==> flow/design.v <==
module ALU(
    clk,
    rst_n,
    valid,
    ready,
    mode,
    in_A,
    in_B,
    out
);
    input         clk, rst_n;
    input         valid;
    input  [1:0]  mode;  
    output        ready;
    input  [31:0] in_A, in_B;
    output [63:0] out;
    parameter IDLE = 3'd0;
    parameter MUL  = 3'd1;
    parameter DIV  = 3'd2;
    parameter AND  = 3'd3;
    parameter AVG  = 3'd4;
    parameter OUT  = 3'd5;
    reg  [ 2:0] state, state_nxt;
    reg  [ 4:0] counter, counter_nxt;
    reg  [64:0] shreg, shreg_nxt;  
    reg  [31:0] alu_in, alu_in_nxt;
    reg  [32:0] alu_out;
    reg         ready_;
    assign ready = ready_;
    assign out = shreg[63:0];
    always @(*) begin
        case(state)
            IDLE: begin
                if (valid) 
                    case (mode)
                        0 : state_nxt = MUL;
                        1 : state_nxt = DIV;
                        2 : state_nxt = AND;
                        3 : state_nxt = AVG;
                    endcase
                else state_nxt = IDLE;
            end
            MUL : state_nxt = (counter != 31) ? MUL : OUT;
            DIV : state_nxt = (counter != 31) ? DIV : OUT;
            AND : state_nxt = OUT;
            AVG : state_nxt = OUT;
            OUT : state_nxt = IDLE;
            default : state_nxt = IDLE;
        endcase
    end
    always @(*) begin
        if ((state == MUL) || (state == DIV)) counter_nxt = counter + 1; 
        else                                  counter_nxt = 0;
    end
    always @(*) begin
        case(state)
            IDLE: begin
                if (valid) alu_in_nxt = in_B;
                else       alu_in_nxt = 0;
            end
            OUT : alu_in_nxt = 0;
            default: alu_in_nxt = alu_in;
        endcase
    end
    always @(*) begin
        case (state)
            MUL : begin
                if (shreg[0]) alu_out = shreg[63:32] + alu_in;
                else          alu_out = shreg[63:32];
            end
            DIV : alu_out = shreg[64:32] - {1'b0, alu_in};
            AND : alu_out = shreg[31:0] & alu_in;
            AVG : alu_out = (shreg[31:0] + alu_in) >> 1;
            default alu_out = 0;
        endcase
    end
    always @(*) begin
        case (state)
            IDLE: begin
                if (valid) begin
                    shreg_nxt = {33'b0, in_A};
                    if (state_nxt == DIV) shreg_nxt = shreg_nxt << 1;                 
                end
                else shreg_nxt = 0;
            end
            MUL : shreg_nxt = {1'b0, alu_out, shreg[31:1]};
            DIV : begin
                if (shreg[64:32] < {1'b0, alu_in}) shreg_nxt = shreg << 1;
                else                      shreg_nxt = {alu_out[31:0], shreg[31:0], 1'b1};
                if (counter == 31) shreg_nxt = {1'b0, shreg_nxt[64:33], shreg_nxt[31:0]};
            end
            AND : shreg_nxt = {32'b0, alu_out};
            AVG : shreg_nxt = {32'b0, alu_out};
            OUT : shreg_nxt = 0;
            default : shreg_nxt = 0;
        endcase
    end
    always @(posedge clk or negedge rst_n) begin
        if (!rst_n) begin
            state   <= IDLE;
            counter <= 0;
            shreg   <= 0;
            alu_in  <= 0;
            ready_  <= 0;
        end
        else begin
            state   <= state_nxt;
            counter <= counter_nxt;
            shreg   <= shreg_nxt;
            alu_in  <= alu_in_nxt;
            ready_  <= (state_nxt == OUT) ? 1 : 0;
        end
    end
endmodule
Reports on ALU
Tool output for the design above, in the order of the flow.
Line numbers count from 1 in the design file above.
A cell with -- has no value.

design
  top module = ALU
  clock port = clk
  cell library = sky130hd
  timing corner = tt_025C_1v80

Word-level counts
Yosys after proc, flatten, opt, wreduce and memory -nomap, before mapping. Memory bits, and registers merged into a memory's read port (data or address), are not among the register bits. Print and check cells are not counted. Equal cells are merged and count once.

word-level totals
  register bits = 106
  bits of input ports = 69
  output and inout port bits = 65
  cells after elaboration = 44

cells by class
  add/sub/neg operators = 4
  magnitude comparators = 1
  eq/ne operators = 12
  mux-type cells = 16
  bitwise operators = 1
  reductions and logical operators = 5

operator list
  kind                                            number
  parallel mux 65 bit (select 4 bit)              1
  two-way mux 65 bit                              2
  parallel mux 33 bit (select 3 bit)              1
  two-way mux 33 bit                              3
  adder 32 x 32 -> 33 bit                         2
  parallel mux 32 bit (select 2 bit)              1
  subtractor 33 x 32 -> 33 bit                    1
  < comparator 33 x 32 -> 1 bit                   1
  AND 32 bit                                      1
  two-way mux 32 bit                              1
  parallel mux 3 bit (select 4 bit)               2
  == test 3 x 2 -> 1 bit (second input constant)  3
  == test 3 bit (second input constant)           3
  two-way mux 3 bit                               3
  adder 5 x 1 -> 5 bit (second input constant)    1
  == test 5 bit (second input constant)           1
  inequality test 5 bit (second input constant)   1
  two-way mux 5 bit                               1
  == test 2 bit (second input constant)           2
  == test 3 x 1 -> 1 bit (second input constant)  1
  logical NOT 3 bit                               1
  == test 2 x 1 -> 1 bit (second input constant)  1
  logical NOT 2 bit                               1
  nonzero test 2 bit                              1
  OR reduction 2 bit                              1
  logical OR 1 bit                                1
  two-way mux 1 bit                               1

Depth
Depth = most cells in a row (Yosys ltp): at word level without a register or memory, in the mapped netlist without a sequential cell, where the memories' decode and read muxes count.

logic depth
  depth in word-level cells = 8
  ABC_AREA = 0
  mapped depth = 15

Mapped cells and area
The flow's flattened synthesis, as Yosys stat reports it; memories are mapped. The netlist is that of the ABC_AREA named above (0 if unset); the other value can give another one.

mapped netlist
  cell count = 1536
  cell area after synthesis = 12214.2 sq um
  flip-flop cells = 109
  buffer cells = 160

cells by type
  cell type                  number
  sky130_fd_sc_hd__dfrtp_1   108
  sky130_fd_sc_hd__ha_1      97
  sky130_fd_sc_hd__a21oi_1   117
  sky130_fd_sc_hd__nand2_1   143
  sky130_fd_sc_hd__buf_4     64
  sky130_fd_sc_hd__o21ai_0   91
  sky130_fd_sc_hd__nor2_1    115
  sky130_fd_sc_hd__xnor2_1   48
  sky130_fd_sc_hd__mux2_2    37
  sky130_fd_sc_hd__a222oi_1  39
  sky130_fd_sc_hd__a22o_1    42
  sky130_fd_sc_hd__clkbuf_1  86
  sky130_fd_sc_hd__mux2i_1   32
  sky130_fd_sc_hd__inv_1     71
  sky130_fd_sc_hd__a21o_1    28
  sky130_fd_sc_hd__o221ai_1  17
  sky130_fd_sc_hd__nand3_1   29
  sky130_fd_sc_hd__xor2_1    16

Not listed: further types 63, cells in them 356.

Path before layout
OpenSTA on the mapped netlist: ideal clock, no wires. The path of least setup slack (recovery checks aside). Input and output delay are each 20% of the period. Register names are those of the netlist, which keeps one name where synthesis merged equal registers.

timing post-synthesis
  path kind = input port to flip-flop
  from = input valid
  to = register shreg[22]
  period = 10.0 ns
  setup time = 0.140 ns
  data arrival time = 4.273 ns
  required time = 9.860 ns
  setup slack = 5.586 ns
  path delay = 2.413 ns
  stages on the path = 9
  synthesis period reached = 4.414 ns

"path delay" = arrival - input delay + setup time.
"stages on the path": output pins that drive a net of the path, with the launching flip-flop's if there is one; two outputs of one cell count as two.
"synthesis period reached" is the clock period less the worst setup slack; recovery checks do not enter. This is arithmetic on one report: input and output delays are still those of the set period (20% each).
The rows between start and end are the longest chain of elaborated cells between them; the timing report does not say that the signal goes this way. Where chains are equally long, one stands for them.
A line is the first line of the expression or statement that the cell stems from. Yosys adds cells for indexed reads and writes and turns some case tables into memories.

between the ends, post-synthesis
  cell sequence = sky130_fd_sc_hd__and2_1 > sky130_fd_sc_hd__clkbuf_1 > sky130_fd_sc_hd__and3_1 > sky130_fd_sc_hd__or2_2 > sky130_fd_sc_hd__nor3_1 > sky130_fd_sc_hd__clkbuf_1 > sky130_fd_sc_hd__mux2_2 > sky130_fd_sc_hd__a222oi_1 > sky130_fd_sc_hd__o21ai_0
  cells in the longest elaborated chain = 6
  elaborated cells between the ends (all ways) = 6
  those cells by class = eq/ne (1); mux (5)

ends and longest elaborated chain, post-synthesis
  element                             RTL line  source
  from (decl)                         12        input         valid;
  two-way mux 3 bit                   34        if (valid)
  parallel mux 3 bit (select 4 bit)   32        case(state)
  == test 3 x 2 -> 1 bit              82        if (state_nxt == DIV) shreg_nxt = shreg_nxt << 1;
  two-way mux 33 bit                  82
  two-way mux 33 bit                  80        if (valid) begin
  parallel mux 65 bit (select 4 bit)  78        case (state)
  to (assign)                         102       shreg   <= 0;
  to (assign)                         109       shreg   <= shreg_nxt;
  to (decl)                           25        reg  [64:0] shreg, shreg_nxt;

Timing after layout
Path of least setup slack in the final report of record 1 (OpenROAD, finished layout, wires in). Where an end is a register, its clock arrival counts in the times.

timing after layout
  path kind = flip-flop to flip-flop
  from = register shreg[38]
  to = register shreg[57]
  period = 5.71 ns
  setup time = 0.11 ns
  data arrival time = 4.77 ns
  required time = 5.98 ns
  setup slack = 1.21 ns
  stages on the path = 13

The rows between start and end are the longest chain of elaborated cells between them; the timing report does not say that the signal goes this way. Where chains are equally long, one stands for them.

between the ends, after layout
  cell sequence = sky130_fd_sc_hd__dfrtp_1 > sky130_fd_sc_hd__ha_1 > sky130_fd_sc_hd__a21oi_1 > sky130_fd_sc_hd__o21ai_0 > sky130_fd_sc_hd__o21ai_0 > sky130_fd_sc_hd__a21oi_1 > sky130_fd_sc_hd__a31oi_1 > sky130_fd_sc_hd__o211a_1 > sky130_fd_sc_hd__buf_4 > sky130_fd_sc_hd__a21oi_1 > sky130_fd_sc_hd__a22oi_1 > sky130_fd_sc_hd__nor2_1 > sky130_fd_sc_hd__a221o_1
  cells in the longest elaborated chain = 6
  elaborated cells between the ends (all ways) = 8
  those cells by class = add/sub (2); compare (1); mux (5)

ends and longest elaborated chain, after layout
  element                             RTL line  source
  from (decl)                         25        reg  [64:0] shreg, shreg_nxt;
  from (assign)                       102       shreg   <= 0;
  from (assign)                       109       shreg   <= shreg_nxt;
  adder 32 x 32 -> 33 bit             68        if (shreg[0]) alu_out = shreg[63:32] + alu_in;
  two-way mux 33 bit                  68
  parallel mux 33 bit (select 3 bit)  66        case (state)
  two-way mux 65 bit                  88        if (shreg[64:32] < {1'b0, alu_in}) shreg_nxt = shreg << 1;
  two-way mux 65 bit                  90        if (counter == 31) shreg_nxt = {1'b0, shreg_nxt[64:33], shreg_nxt[31:0]};
  parallel mux 65 bit (select 4 bit)  78        case (state)
  to (assign)                         102
  to (assign)                         109
  to (decl)                           25

Appendix: measured runs

Flow measurements of ALU on sky130hd: 3 stored runs with different settings, listed in no order. Input and output delays are each 20% of the period that was set; the output load is 0.01 pF.
"achieved clock period (ns)" is the run's clock period less its worst setup slack. It is reckoned from that one timing run; input and output delays stay at 20% of the period that was set.
By "worst setup path time (ns)" is meant the share of the clock period that the worst setup path is allowed (20% is reserved at inputs, 20% at outputs), minus its slack. Clock arrival times at its registers enter into it.
"finish__power__total": no workload was simulated; the value follows from the tool's default switching activity.

settings of record 1
{
  "CAP_MARGIN": 0,
  "CELL_PAD_IN_SITES_DETAIL_PLACEMENT": 0,
  "CELL_PAD_IN_SITES_GLOBAL_PLACEMENT": 2,
  "CORE_UTILIZATION": 43,
  "GPL_ROUTABILITY_DRIVEN": 1,
  "MAX_ROUTING_LAYER": "met4",
  "TNS_END_PERCENT": 45,
  "period_ns": 5.71,
  "CORE_MARGIN": 2,
  "SLEW_MARGIN": 20
}
report of record 1
yosys chip area after synthesis (um^2): 12214.2
finish__design__die__area: 29770.1
finish__design__instance__area__stdcell: 13745.7
finish__design__instance__utilization: 0.4934
finish__timing__setup__ws: 1.213
finish__timing__setup__tns: 0.000
finish__timing__hold__ws: 0.478
finish__power__total: 7.421e-03
achieved clock period (ns): 4.497
worst setup path time (ns): 4.50
worst setup path kind: flip-flop to flip-flop

settings of record 2
{
  "ABC_AREA": 1,
  "CTS_CLUSTER_DIAMETER": 163,
  "MIN_ROUTING_LAYER": "met1",
  "SLEW_MARGIN": 15,
  "period_ns": 10.0,
  "CAP_MARGIN": 20,
  "CORE_MARGIN": 2,
  "CORE_UTILIZATION": 40
}
report of record 2
yosys chip area after synthesis (um^2): 14527.7
finish__design__die__area: 37859.4
finish__design__instance__area__stdcell: 15827.7
finish__design__instance__utilization: 0.4439
finish__timing__setup__ws: 4.853
finish__timing__setup__tns: 0.000
finish__timing__hold__ws: 0.465
finish__power__total: 4.069e-03
achieved clock period (ns): 5.147
worst setup path time (ns): 3.15
worst setup path kind: input port to flip-flop

settings of record 3
{
  "CAP_MARGIN": 5,
  "CELL_PAD_IN_SITES_GLOBAL_PLACEMENT": 3,
  "CORE_MARGIN": 8,
  "CORE_UTILIZATION": 57,
  "CTS_CLUSTER_DIAMETER": 368,
  "MIN_ROUTING_LAYER": "met1",
  "PLACE_DENSITY": 0.83,
  "SETUP_SLACK_MARGIN": 0.93,
  "period_ns": 4.75,
  "SLEW_MARGIN": 20
}
report of record 3: did not finish, place, GPL-0301
